==> flow/design.v <==
`timescale 1ns / 1ps
module Filter(
  	input clk,
	input rst,
	input en,
	input [3:0] addr,
	output reg [8:0] out
    );
reg signed [8:0] sobel_val;
always @(*) begin
	case(addr)
		4'd1, 4'd3, 4'd5, 4'd7: sobel_val = -9'sd1;
		4'd4: sobel_val = 9'sd4;
		default: sobel_val = 9'sd0;
	endcase
end
always@(posedge clk) begin
		if(rst) begin
			out <= 0;
		end
		if(en) begin
			out <= sobel_val;
		end
	end
endmodule
`timescale 1ns / 1ps
module convolution(
  	input clk,
	input signed [8:0] in1,  
	input signed [8:0] in2,
	input [8:0] height,
	input [8:0] width,
	input rst,
	input en,
	input clear,
	output reg [20:0] out,
	output reg done
    );
	reg signed [26:0] data;
	reg [9:0] counter;
	always@(posedge clk) begin
		if(rst || clear)
			counter <= 0;
		else if(en) begin
			if(counter < (height*width)) begin
				counter <= counter + 1;
			end
			else begin
				counter <= 1;
			end
		end
	end
	always@(posedge clk) begin
		if(rst || clear) begin
			data <= 0;
			done <= 0;
		end
		else if(en) begin
			if(counter < (height*width)) begin
				data <= data + in1*in2;
				done <= 0;
			end
			else begin
				if(data > 1048575)
					out <= 1048575;
				else if (data < -1048576) 
					out <= -1048576;
				else
					out <= data; 
				data <= in1*in2;
				done <= 1; 
			end
		end
	end
endmodule
`timescale 1ns / 1ps
module maxpool(
   	input signed [20:0] in,
	input clk,
	input rst,
	input en,
	input [3:0] factor,
	output reg done,
	output reg [20:0] out,
	output [20:0] max
    );
	reg signed [20:0] cur_max;
	reg signed [20:0] abs_max;
	reg [7:0] counter;
	wire [7:0] size;
	wire [4:0] addr;
	wire [20:0] tempout;
	assign addr = counter;
	assign size = factor*factor;
	assign tempout = cur_max;
	assign max = abs_max;
	always@(posedge clk) begin
		if(rst) begin
			cur_max <= 21'b100000000000000000000;
			abs_max <= 0;
			counter <= 0;
			done <= 0;
		end
		else begin
		done <= 0;
		if(en) begin
			if(counter < size) begin
				counter <= counter + 1;
				if(in > cur_max) begin
					cur_max <= in;
				end
			end
			else begin
				done <= 1;
				counter <= 1;
				out <= cur_max;
				cur_max <= in;
			end
			if(in > abs_max) begin
				abs_max <= in;
			end
		end
		end
	end
endmodule
`timescale 1ns / 1ps
module address_l1(
  	input clk,
	input rst,
	input en,
	input [8:0] ht_sm,
	input [8:0] ht_lg,
	input [8:0] wt_sm,
	input [8:0] wt_lg,
	input [9:0] count,
	output [17:0] address_lg,
	output reg conv_done
    );
	wire [8:0] addrx, addry;
	reg [8:0] ADDRX, ADDRY;
	reg [8:0] OFFSET_X, OFFSET_Y;
	assign addrx = ADDRX + OFFSET_X;
	assign addry = ADDRY + OFFSET_Y;
	assign address_lg = addrx + addry*wt_lg;
	always@(posedge clk) begin
		if(rst) begin
			ADDRX <= 0;
			ADDRY <= 0;
			OFFSET_X <= 0;
			OFFSET_Y <= 0;
			conv_done <= 0;
		end
		else if(en) begin
			if(ADDRX < (wt_sm-1)) begin
				ADDRX <= ADDRX + 1;
				conv_done <= 0;
			end
			else begin
				ADDRX <= 0;
				if(ADDRY < (ht_sm-1)) begin
					ADDRY <= ADDRY + 1;
				end
				else begin
					ADDRY <= 0;
				end
			end
			if (count==(ht_sm*wt_sm-1)) begin
				if(OFFSET_X < (wt_lg-wt_sm)) begin
					OFFSET_X <= OFFSET_X + 1;
				end
				else begin
					OFFSET_X <= 0;
					if(OFFSET_Y < (ht_lg-ht_sm)) begin
						OFFSET_Y <= OFFSET_Y + 1;
					end
					else begin
						ADDRX <= 0;
						ADDRY <= 0;
						OFFSET_X <= 0;
						OFFSET_Y <= 0;
						conv_done <= 1;
					end
				end
			end
		end
	end
endmodule
`timescale 1ns / 1ps
module address_l2(
	input clk,
	input rst,
	input en,
	input [8:0] ht_sm,
	input [8:0] ht_lg,
	input [8:0] wt_sm,
	input [8:0] wt_lg,
	input [9:0] count1,
	input [8:0] factor,
	output [17:0] address_lg,
	output reg conv_done
    );
	wire [8:0] addrx, addry;
	reg [8:0] ADDRX, ADDRY;
	reg [8:0] OFFSET_X1, OFFSET_Y1, OFFSET_X2, OFFSET_Y2;
	wire [9:0] limit1;
	wire [9:0] limit2;
	assign limit1 = ht_sm*wt_sm-1;
	assign limit2 = factor*factor-1;
	assign addrx = ADDRX + OFFSET_X1 + OFFSET_X2;
	assign addry = ADDRY + OFFSET_Y1 + OFFSET_Y2;
	assign address_lg = addrx + addry*wt_lg;
	reg [9:0] count2;
	always @(posedge clk) begin
		if (rst) begin
			count2 <= 0;
		end
		else if (en) begin
			if(count1 == limit1) begin
				if(count2 < limit2) begin
					count2 <= count2 + 1;
				end
				else 
					count2 <= 0;
			end
		end
	end
	always@(posedge clk) begin
		if(rst) begin
			ADDRX <= 0;
			ADDRY <= 0;
			OFFSET_X1 <= 0;
			OFFSET_Y1 <= 0;
			OFFSET_X2 <= 0;
			OFFSET_Y2 <= 0;
			conv_done <= 0; 
		end
		else if(en) begin
			if(ADDRX < (wt_sm-1)) begin
				ADDRX <= ADDRX + 1;
				conv_done <= 0;
			end
			else begin
				ADDRX <= 0;
				if(ADDRY < (ht_sm-1)) begin
					ADDRY <= ADDRY + 1;
				end
				else begin
					ADDRY <= 0;
				end
			end
			if (count1==limit1) begin
				if(OFFSET_X1 < factor-1) begin
					OFFSET_X1 <= OFFSET_X1 + 1;
				end
				else begin
					OFFSET_X1 <= 0;
					if(OFFSET_Y1 < factor-1) begin
						OFFSET_Y1 <= OFFSET_Y1 + 1;
					end
					else begin
						OFFSET_X1 <= 0;
						OFFSET_Y1 <= 0;
					end
				end
				if (count2==limit2) begin
					if(OFFSET_X2 < (wt_lg-wt_sm-factor*2+1)) begin
						OFFSET_X2 <= OFFSET_X2 + factor;
					end
					else begin
						OFFSET_X2 <= 0;
						if(OFFSET_Y2 < (ht_lg-ht_sm-factor*2+1)) begin
							OFFSET_Y2 <= OFFSET_Y2 + factor;
						end
						else begin
							ADDRX <= 0;
							ADDRY <= 0;
							OFFSET_X1 <= 0;
							OFFSET_Y1 <= 0;
							OFFSET_Y2 <= 0;
							conv_done <= 1;
						end
					end
				end
			end
		end
	end
endmodule
`timescale 1ns / 1ps
module Top_convolution(
 input clk,
	input rst,
	input start,
	input en,
	input [12:0] addr,
	output [20:0] out,
	output [20:0] max_pl,
	output reg done,
	output pat_en,
	output [9:0] pat_addr,
	input [7:0] pat_dout,
	output img_en,
	output [17:0] img_addr,
	input [7:0] img_dout,
	output pc_en,
	output pc_we,
	output [9:0] pc_addr,
	output [10:0] pc_din,
	input [10:0] pc_dout,
	output ic_en,
	output ic_we,
	output [17:0] ic_addr,
	output [10:0] ic_din,
	input [10:0] ic_dout,
	output pl_en,
	output pl_we,
	output [12:0] pl_addr,
	output [20:0] pl_din,
	input [20:0] pl_dout
    );
	assign out = out_pl;
	reg [8:0] HT_SM, WT_SM;
	wire [8:0] ht_sm, wt_sm; 
	reg [8:0] HT_LG, WT_LG;
	wire [8:0] ht_lg, wt_lg;
	assign ht_sm = HT_SM;
	assign wt_sm = WT_SM;
	assign ht_lg = HT_LG;
	assign wt_lg = WT_LG;
	parameter [8:0] height_fil = 10, width_fil = 8, side_lap = 3, height_filpro = 8, width_filpro = 6,
	height_image = 48, width_image = 40, height_impro = 46, width_impro = 38, factor = 5;
	parameter [3:0] idle = 0, setup = 1, conv_p1 = 2, conv_p2 = 3, delay_p1 = 4, delay_p2 = 5, maxpl = 6, read = 15;
	reg [3:0] current_state, next_state;
	wire done_conv, done_maxpl;
	reg en_conv;
	wire en_maxpl;
	reg en_cnt_l1, en_cnt_l2, en_cnt_sm;
	reg clear;
	wire conv_done_l1, conv_done_l2;
	reg [1:0] conv_sel;
	assign en_maxpl = (conv_sel==3)? done_conv:0;
	wire signed [8:0] in1, in2;
	wire [20:0] out_conv;
	assign in1 = (conv_sel==2'b00)? 0: 
					(conv_sel==2'b01)? out_f: 
					(conv_sel==2'b10)? out_i:out_ip[10:2];
	assign in2 = (conv_sel==2'b00)? 0: 
					(conv_sel==2'b11)? out_fp[10:2]: out_lap;
	wire signed [20:0] in_maxpl, out_maxpl;
	assign in_maxpl = out_conv;
	reg [9:0] ADDR_SM;
	wire [17:0] addr_lg_l1;
	wire [17:0] addr_lg_l2;
	reg [17:0] ADDR_OUT;
	wire en_f, en_i, en_fp, en_ip, en_lap, en_pl;
	reg wr_ip, wr_fp, wr_pl;
	wire [9:0] addr_f;
	wire [17:0] addr_i;
	wire [9:0] addr_fp;
	wire [17:0] addr_ip;
	wire [12:0] addr_pl;
	wire [3:0] addr_lap;
	wire [10:0] in_fp, in_ip;
	wire [10:0] out_fp, out_ip;
	wire signed [20:0] in_pl;
	assign in_fp = out_conv[10:0];
	assign in_ip = out_conv[10:0];
	assign in_pl = out_maxpl;
	wire signed [8:0] out_lap;
	wire signed [7:0] out_i, out_f;	
	wire signed [20:0] out_pl;
	assign en_lap = (conv_sel==3||conv_sel==0)? 0:1;
	assign en_f = (conv_sel==1)? 1:0;
	assign en_i = (conv_sel==2)? 1:0;
	assign en_fp = (conv_sel==0)? 0:
						(conv_sel==1)? done_conv:
						(conv_sel==3)? 1:0;
	assign en_ip = (conv_sel==0)? 0:
						(conv_sel==2)? done_conv:
						(conv_sel==3)? 1:0;
	assign en_pl = (done)? en:done_maxpl;
	assign addr_f = (conv_sel==1)? addr_lg_l1:0;
	assign addr_i = (conv_sel==2)? addr_lg_l1:0;
	assign addr_lap = (conv_sel==0||conv_sel==3)? 0:ADDR_SM;
	assign addr_ip = (conv_sel==0)? 0: 
						  (conv_sel==3)? addr_lg_l2:ADDR_OUT; 
	assign addr_fp = (conv_sel==0)? 0: 
						  (conv_sel==1)? ADDR_OUT[9:0]:ADDR_SM;
	assign addr_pl = (done)? addr:ADDR_OUT[12:0];
	Filter Sobel (
    .clk(clk), 
    .rst(rst), 
    .en(en_lap), 
    .addr(addr_lap),  
    .out(out_lap)
    );
	assign pat_en = en_f;
	assign pat_addr = addr_f;
	assign out_f = pat_dout;
	assign img_en = en_i;
	assign img_addr = addr_i;
	assign out_i = img_dout;
	assign pc_en = en_fp;
	assign pc_we = wr_fp;
	assign pc_addr = addr_fp;
	assign pc_din = in_fp;
	assign out_fp = pc_dout;
	assign ic_en = en_ip;
	assign ic_we = wr_ip;
	assign ic_addr = addr_ip;
	assign ic_din = in_ip;
	assign out_ip = ic_dout;
	assign pl_en = en_pl;
	assign pl_we = wr_pl;
	assign pl_addr = addr_pl;
	assign pl_din = in_pl;
	assign out_pl = pl_dout;
	wire out_trig;
	assign out_trig = (conv_sel==2'b11)? done_maxpl:done_conv;
	always@(posedge clk) begin
		if(rst || clear) begin
			ADDR_OUT <= 0;
		end
		else if(out_trig) begin
			ADDR_OUT <= ADDR_OUT + 1;
		end	
	end
	address_l1 addr_l1 (
    .clk(clk), 
    .rst(rst||clear), 
    .en(en_cnt_l1), 
    .ht_sm(ht_sm), 
    .ht_lg(ht_lg), 
    .wt_sm(wt_sm), 
    .wt_lg(wt_lg), 
    .count(ADDR_SM), 
    .address_lg(addr_lg_l1), 
    .conv_done(conv_done_l1)
    );
	address_l2 addr_l2 (
    .clk(clk), 
    .rst(rst||clear), 
    .en(en_cnt_l2), 
    .ht_sm(ht_sm), 
    .ht_lg(ht_lg), 
    .wt_sm(wt_sm), 
    .wt_lg(wt_lg), 
	 .count1(ADDR_SM),
    .factor(factor), 
    .address_lg(addr_lg_l2), 
    .conv_done(conv_done_l2)
    );
	always@(posedge clk) begin
		if(rst||clear) begin
			ADDR_SM <= 0;
		end
		else if(en_cnt_l1||en_cnt_l2) begin
			if(ADDR_SM < (ht_sm*wt_sm-1)) begin
				ADDR_SM <= ADDR_SM + 1;
			end
			else begin
				ADDR_SM <= 0;
			end	
		end
	end
	convolution convolution (
	 .clk(clk),
    .in1(in1), 
    .in2(in2), 
    .height(ht_sm), 
    .width(wt_sm), 
    .rst(rst), 
    .en(en_conv), 
	 .clear(clear),
    .out(out_conv), 
    .done(done_conv)
    );
	maxpool maxpool (
    .in(in_maxpl), 
    .clk(clk), 
    .rst(rst), 
    .en(en_maxpl), 
    .factor(factor), 
    .done(done_maxpl), 
    .out(out_maxpl),
	 .max(max_pl)
    );
	always @(posedge clk) begin 
		if (rst) begin
			HT_SM <= 0;
			WT_SM <= 0;
			HT_LG <= 0;
			WT_SM <= 0;
			en_conv <= 0;
			en_cnt_l1 <= 0;
			en_cnt_l2 <= 0;
			wr_ip <= 0;
			wr_fp <= 0;
			wr_pl <= 0;
			clear <= 0;
			conv_sel <= 2'b00;
			done <= 0;
			current_state <= idle;
		end
		else
		case(current_state)
			idle: begin
				if(start)
					current_state <= setup;
				else
					current_state <= idle;
			end
			setup: begin
				case(conv_sel) 
					0: begin
						HT_SM <= side_lap;
						WT_SM <= side_lap;
						HT_LG <= height_fil;
						WT_LG <= width_fil;
						en_cnt_l1 <= 1;
						wr_fp <= 1;
						conv_sel <= 2'b01;
					end
					1: begin
						HT_SM <= side_lap;
						WT_SM <= side_lap;
						HT_LG <= height_image;
						WT_LG <= width_image;
						en_cnt_l1 <= 1;
						wr_ip <= 1;
						conv_sel <= 2'b10;
					end
					2: begin
						HT_SM <= height_filpro;
						WT_SM <= width_filpro;
						HT_LG <= height_impro;
						WT_LG <= width_impro;
						en_cnt_l2 <= 1;
						wr_pl <= 1;
						conv_sel <= 2'b11;
					end
				endcase
				current_state <= conv_p1;
			end
			conv_p1: begin
				en_conv <= 1;
				if(conv_done_l1) begin
					en_cnt_l1 <= 0;
					current_state <= conv_p2;
				end
				else if(conv_sel != 3)
					current_state <= conv_p1;
				else
					current_state <= maxpl;
			end
			conv_p2: begin
				en_conv <= 0;
				current_state <= delay_p1;
			end
			maxpl: begin
				if(conv_done_l2) begin
					en_cnt_l2 <= 0;
					current_state <= delay_p1;
				end
				else
					current_state <= maxpl;
			end
			delay_p1: begin
				if(conv_sel==3) begin
					if(done_maxpl) begin
						clear <= 1;
						wr_pl <= 0;
						current_state <= delay_p2;
					end
					else 
						current_state <= delay_p1;
				end
				else begin
					clear <= 1;
					wr_fp <= 0;
					wr_ip <= 0;
					current_state <= delay_p2;
				end
			end
			delay_p2: begin
				clear <= 0;
				if (conv_sel != 3) 
					current_state <= setup;
				else begin
					current_state <= read;
					conv_sel <= 2'b00;
				end
			end
			read: begin
				conv_sel <= 2'b00;
				done <= 1;
			end
		endcase
	end
endmodule
# From RTL to reports: Top_convolution
# The steps from the RTL of Top_convolution to its reports follow in flow order.
# Lines are those of the file above, counted from 1.
# Library cell names are shortened.
# Not given: --
[setup]
design = "Top_convolution"
clock = "clk"
cell_library = "sky130hd"
pvt_corner = "tt_025C_1v80"

# Word-level counts
# Source: Yosys, flattened and elaborated, memories not mapped. Widths are those after wreduce. Registers that Yosys merges into a memory's read port (data or address) are not register bits. Print and check cells do not count.
[bits]
register_bits = 320
input_bits = 76
[classes]
n_eq = 32
multipliers = 5
n_mux = 112
reduce_logical = 37
logic = 7
n_addsub = 35
n_cmp = 18
[op_table]
columns = ["op", "count"]
rows = [
  ["multiplier 9 x 9 -> 18 bit", 4],
  ["two-way mux 9 bit", 40],
  ["< comparator 9 x 32 -> 1 bit", 6],
  ["multiplier 9 x 9 -> 10 bit", 1],
  ["adder 9 x 1 -> 9 bit (second input constant)", 8],
  ["adder 32 x 1 -> 32 bit (second input constant)", 2],
  ["subtractor 32 x 4 -> 32 bit (second input constant)", 2],
  ["two-way mux 21 bit", 3],
  ["two-way mux 10 bit", 6],
  ["adder 9 bit", 6],
  ["case mux 9 bit (select 3 bit)", 2],
  ["case mux 9 bit (select 2 bit)", 3],
  ["two-way mux 18 bit", 3],
  ["greater-than comparator 21 bit", 2],
  ["adder 9 x 18 -> 18 bit", 2],
  ["two-way mux 1 bit", 36],
  ["< comparator 10 x 32 -> 1 bit", 1],
  ["equality test 10 x 32 -> 1 bit", 1],
  ["subtractor 32 x 1 -> 32 bit (second input constant)", 1],
  ["adder 10 x 1 -> 10 bit (second input constant)", 3],
  ["AND reduction 3 bit", 10],
  ["case mux 4 bit (select 7 bit)", 1],
  ["greater-than comparator 27 x 21 -> 1 bit (second input constant)", 1],
  ["< comparator 27 x 21 -> 1 bit (second input constant)", 1],
  ["adder 27 bit", 1],
  ["two-way mux 27 bit", 1],
  ["equality test 4 x 3 -> 1 bit (second input constant)", 6],
  ["subtractor 9 x 1 -> 10 bit (second input constant)", 2],
]
# Other operator kinds: 39; their cells: 91.

# Logic depth
# Yosys ltp: most cells in a row. Word level: on the elaborated netlist, between registers, memories and ports. Mapped: between sequential cells and ports; inverters and the memories' decode and read muxes count.
[logic_depth]
word_depth = 8
abc_area = 0
mapped_depth = 33

# Mapped cells and area
# The flow's flattened synthesis, as Yosys stat reports it; memories are mapped. The netlist is that of the ABC_AREA named above (0 if unset); the other value can give another one.
[by_type]
columns = ["type", "count", "area_total_um2"]
rows = [
  ["dfxtp_1", 246, 4.92E+03],
  ["ha_1", 376, 4.7E+03],
  ["fa_1", 131, 2.62E+03],
  ["edfxtp_1", 47, 1.41E+03],
  ["inv_1", 295, 1.11E+03],
  ["nor2_1", 258, 968.429],
  ["xnor2_1", 108, 945.907],
  ["a21oi_1", 187, 935.898],
  ["mux2i_1", 83, 830.797],
  ["nand2_1", 206, 773.242],
  ["nand2b_1", 93, 581.808],
  ["and2_1", 87, 544.272],
  ["a21o_1", 70, 525.504],
  ["xor2_1", 60, 525.504],
  ["o21ai_0", 89, 445.427],
  ["buf_4", 45, 337.824],
  ["clkbuf_1", 81, 304.042],
  ["nand3_1", 59, 295.283],
]
# Not listed: further types 76, cells in them 543.
[synth_totals]
yosys_area_mm2 = 0.0267657
cells = 3064
ff_cells = 293
buffers = 152
# The figures by module come from a second, unflattened synthesis with its own total; it is not the netlist above.
[unflattened]
cells_unflattened = 4930
area_unflattened_mm2 = 0.0413221
# Each row is one instance without its submodules.
[by_module]
columns = ["module", "instances", "mod_area_mm2", "n_cells"]
rows = [
  ["address_l2", 1, 0.0134942, 1598],
  ["address_l1", 1, 0.0104525, 1271],
  ["convolution", 1, 0.0082992, 936],
  ["maxpool", 1, 0.0047158, 562],
  ["Top_convolution", 1, 0.0041978, 548],
  ["Filter", 1, 0.0001627, 15],
]

# Worst setup path after synthesis
# OpenSTA on the mapped netlist: ideal clock, no wires. The path of least setup slack (recovery checks aside). Input and output delay are each 20% of the period. Register names are those of the netlist, which keeps one name where synthesis merged equal registers.
[synth_timing]
path_kind = "input -> register"
startpoint = "input port pc_dout[10]"
endpoint = "register convolution.data[26]"
setup_slack_ps = 1389
path_delay_ps = 7411
clock_period_ps = 11000
t_first_pin_ps = 2200
in_delay_ps = 2200
t_arrival_ps = 9540
n_path_buf = 1
stages = 28
setup_time_ps = 71
t_required_ps = 10929
synth_period_reached_ps = 9611
# "path_delay_ps" is the arrival time less input delay plus setup time.
# "stages" counts driving pins, that of a launching flip-flop among them; a cell with two outputs on the path counts twice.
# "synth_period_reached_ps" is the clock period less the worst setup slack; recovery checks do not enter. This is arithmetic on one report: input and output delays are still those of the set period (20% each).
# The rows between start and end are the longest chain of elaborated cells between them; the timing report does not say that the signal goes this way. Where chains are equally long, one stands for them.
# Each line given opens the expression or statement behind the cell; cells for indexed reads and writes are added by Yosys, which also makes memories of some case tables.
# At most two assigning lines are given for a register; there are more.
[synth_between]
path_cell_list = "a21oi_1 -> or2_2 -> clkbuf_1 -> nand2b_1 -> fa_1 -> fa_1 -> inv_1 -> fa_1 -> fa_1 -> inv_1 -> fa_1 -> inv_1 -> ha_1 -> a21oi_1 -> o211ai_1 -> a311oi_2 -> nor2_1 -> xnor2_1 -> ha_1 -> a21oi_1 -> nand3_1 -> a2bb2oi_1 -> o211ai_1 -> a211o_1 -> o31a_1 -> or4b_1 -> o41a_1 -> nand3_1"
elab_chain_cells = 5
[synth_rtl]
columns = ["element", "line_no", "source"]
rows = [
  ["from (decl)", 308, "input [10:0] pc_dout,"],
  ["two-way mux 9 bit", 347, "(conv_sel==2'b11)? out_fp[10:2]: out_lap;"],
  ["two-way mux 9 bit", 346, "assign in2 = (conv_sel==2'b00)? 0:"],
  ["multiplier 9 x 9 -> 18 bit", 60, "data <= data + in1*in2;"],
  ["adder 27 bit", 60, ""],
  ["two-way mux 27 bit", 59, "if(counter < (height*width)) begin"],
  ["to (assign)", 60, ""],
  ["to (assign)", 70, "data <= in1*in2;"],
  ["to (decl)", 39, "reg signed [26:0] data;"],
]

# Timing after layout
# From the final timing report of job 1: the path of least setup slack in the routed layout; clock arrival at registers is part of the times.
# The path's times are printed in steps of 10 ps; the period is the one set.
[layout_timing]
path_kind = "register -> output"
startpoint = "register addr_l2.ADDRY[2]"
endpoint = "output port ic_addr[11]"
n_path_buf = 1
stages = 26
setup_slack_ps = 1050
clock_period_ps = 11000
t_required_ps = 8800
t_arrival_ps = 7750
t_first_pin_ps = 540
output_delay_ps = 2200
# The rows between start and end are the longest chain of elaborated cells between them; the timing report does not say that the signal goes this way. Where chains are equally long, one stands for them.
# At most two assigning lines are given for a register; there are more.
[layout_between]
path_cell_list = "dfxtp_1 -> fa_1 -> ha_1 -> a21o_1 -> a21oi_1 -> o21bai_1 -> a21oi_1 -> nor2b_1 -> o21ai_0 -> nand2b_1 -> xnor2_1 -> and2_1 -> ha_1 -> fa_1 -> ha_1 -> inv_1 -> fa_1 -> inv_1 -> ha_1 -> ha_1 -> a21o_1 -> a31o_2 -> a21o_1 -> or4b_2 -> o311ai_0 -> clkdlybuf4s50_1"
elab_chain_cells = 6
[layout_rtl]
columns = ["element", "line_no", "source"]
rows = [
  ["from (decl)", 203, "reg [8:0] ADDRX, ADDRY;"],
  ["from (assign)", 230, "ADDRY <= 0;"],
  ["from (assign)", 245, "ADDRY <= ADDRY + 1;"],
  ["adder 9 bit x2", 210, "assign addry = ADDRY + OFFSET_Y1 + OFFSET_Y2;"],
  ["multiplier 9 x 9 -> 18 bit", 211, "assign address_lg = addrx + addry*wt_lg;"],
  ["adder 9 x 18 -> 18 bit", 211, ""],
  ["two-way mux 18 bit", 385, "(conv_sel==3)? addr_lg_l2:ADDR_OUT;"],
  ["two-way mux 18 bit", 384, "assign addr_ip = (conv_sel==0)? 0:"],
  ["to (decl)", 311, "output [17:0] ic_addr,"],
]

# Measured data: module Top_convolution, platform sky130hd, 7 stored runs of the flow under differing settings, order arbitrary. Input and output delays are each 20% of the period that was set; the output load is 0.01 pF.
# "worst_path_ps": the worst setup path's part of the clock period (all of it between registers, 20% less for each end at a port) less its slack. A launch clock that arrives late makes it longer, a capture clock that arrives late makes it shorter.
# "totalPower_mw" rests on the timing tool's default activity at the inputs, not on a simulated workload.
# "worst_path_ps" is known to 10 ps.

[[run]]
name = "job 1"
[run.settings]
CELL_PAD_IN_SITES_GLOBAL_PLACEMENT = 1
CORE_MARGIN = 9
MAX_ROUTING_LAYER = "met4"
PLACE_DENSITY_LB_ADDON = 0.13
TNS_END_PERCENT = 75
period_ns = 11.0
CAP_MARGIN = 20
CORE_UTILIZATION = 40
SLEW_MARGIN = 20
[run.results]
totalPower_mw = 2.835
setup_tns_ps = 0
worstSetupSlack_ps = 1052
worst_path_ps = 7750
worst_setup_path_type = "register -> output"
layout_utilization_pct = 46.1
dieArea_mm2 = 0.0765491
synth_area_mm2 = 0.0267657

[[run]]
name = "job 2"
[run.settings]
ABC_AREA = 1
CAP_MARGIN = 5
CELL_PAD_IN_SITES_DETAIL_PLACEMENT = 2
CELL_PAD_IN_SITES_GLOBAL_PLACEMENT = 2
CORE_ASPECT_RATIO = 1.92
CORE_MARGIN = 2
CORE_UTILIZATION = 40
CTS_CLUSTER_DIAMETER = 36
CTS_CLUSTER_SIZE = 83
GPL_ROUTABILITY_DRIVEN = 0
GPL_TIMING_DRIVEN = 0
MAX_ROUTING_LAYER = "met4"
MIN_ROUTING_LAYER = "met2"
PLACE_DENSITY_LB_ADDON = 0.11
SETUP_SLACK_MARGIN = 1.07
SLEW_MARGIN = 10
period_ns = 5.75
[run.results]
outcome = "no results, routing failed with GRT-0116"

[[run]]
name = "job 3"
[run.settings]
ABC_AREA = 1
CAP_MARGIN = 40
CELL_PAD_IN_SITES_DETAIL_PLACEMENT = 2
CELL_PAD_IN_SITES_GLOBAL_PLACEMENT = 1
CORE_MARGIN = 9
GPL_ROUTABILITY_DRIVEN = 0
GPL_TIMING_DRIVEN = 1
HOLD_SLACK_MARGIN = 0.15
MAX_ROUTING_LAYER = "met5"
MIN_ROUTING_LAYER = "met2"
PLACE_DENSITY_LB_ADDON = 0.15
SETUP_SLACK_MARGIN = 2.18
SLEW_MARGIN = 5
TNS_END_PERCENT = 100
period_ns = 11.0
CORE_UTILIZATION = 40
[run.results]
outcome = "no results, routing failed with GRT-0232"

[[run]]
name = "job 4"
[run.settings]
ABC_AREA = 1
CAP_MARGIN = 5
CELL_PAD_IN_SITES_DETAIL_PLACEMENT = 2
CELL_PAD_IN_SITES_GLOBAL_PLACEMENT = 2
CORE_ASPECT_RATIO = 0.94
CORE_MARGIN = 2
CORE_UTILIZATION = 40
CTS_CLUSTER_DIAMETER = 387
CTS_CLUSTER_SIZE = 12
GPL_ROUTABILITY_DRIVEN = 1
GPL_TIMING_DRIVEN = 1
MAX_ROUTING_LAYER = "met5"
MIN_ROUTING_LAYER = "met2"
PLACE_DENSITY_LB_ADDON = 0.11
SETUP_SLACK_MARGIN = 1.07
SLEW_MARGIN = 10
period_ns = 5.75
[run.results]
outcome = "no results, clock tree synthesis failed with DPL-0033"

[[run]]
name = "job 5"
[run.settings]
CORE_UTILIZATION = 66
period_ns = 10.0
CAP_MARGIN = 20
CORE_MARGIN = 2
SLEW_MARGIN = 20
[run.results]
dieArea_mm2 = 0.0421809
setup_tns_ps = 0
totalPower_mw = 3.069
worstSetupSlack_ps = 474
layout_utilization_pct = 75.1
worst_path_ps = 7530
worst_setup_path_type = "register -> output"
synth_area_mm2 = 0.0267657

[[run]]
name = "job 6"
[run.settings]
CORE_ASPECT_RATIO = 0.51
CORE_UTILIZATION = 41
CTS_CLUSTER_SIZE = 68
GPL_ROUTABILITY_DRIVEN = 0
MAX_ROUTING_LAYER = "met4"
PLACE_DENSITY_LB_ADDON = 0.14
SETUP_SLACK_MARGIN = -0.98
SLEW_MARGIN = 0
TNS_END_PERCENT = 80
period_ns = 10.5
CAP_MARGIN = 20
CORE_MARGIN = 2
[run.results]
synth_area_mm2 = 0.0267657
worstSetupSlack_ps = 514
dieArea_mm2 = 0.0674584
totalPower_mw = 2.907
setup_tns_ps = 0
layout_utilization_pct = 47.2
worst_path_ps = 7890
worst_setup_path_type = "register -> output"

[[run]]
name = "job 7"
[run.settings]
ABC_AREA = 1
CELL_PAD_IN_SITES_GLOBAL_PLACEMENT = 1
CORE_MARGIN = 9
GPL_TIMING_DRIVEN = 0
HOLD_SLACK_MARGIN = 0.15
MAX_ROUTING_LAYER = "met4"
SETUP_SLACK_MARGIN = -0.15
TNS_END_PERCENT = 100
period_ns = 11.0
CAP_MARGIN = 20
CORE_UTILIZATION = 40
SLEW_MARGIN = 20
[run.results]
dieArea_mm2 = 0.0790256
totalPower_mw = 3.180
worst_path_ps = 7670
worst_setup_path_type = "register -> output"
setup_tns_ps = 0
worstSetupSlack_ps = 1129
synth_area_mm2 = 0.0276916
layout_utilization_pct = 47.0
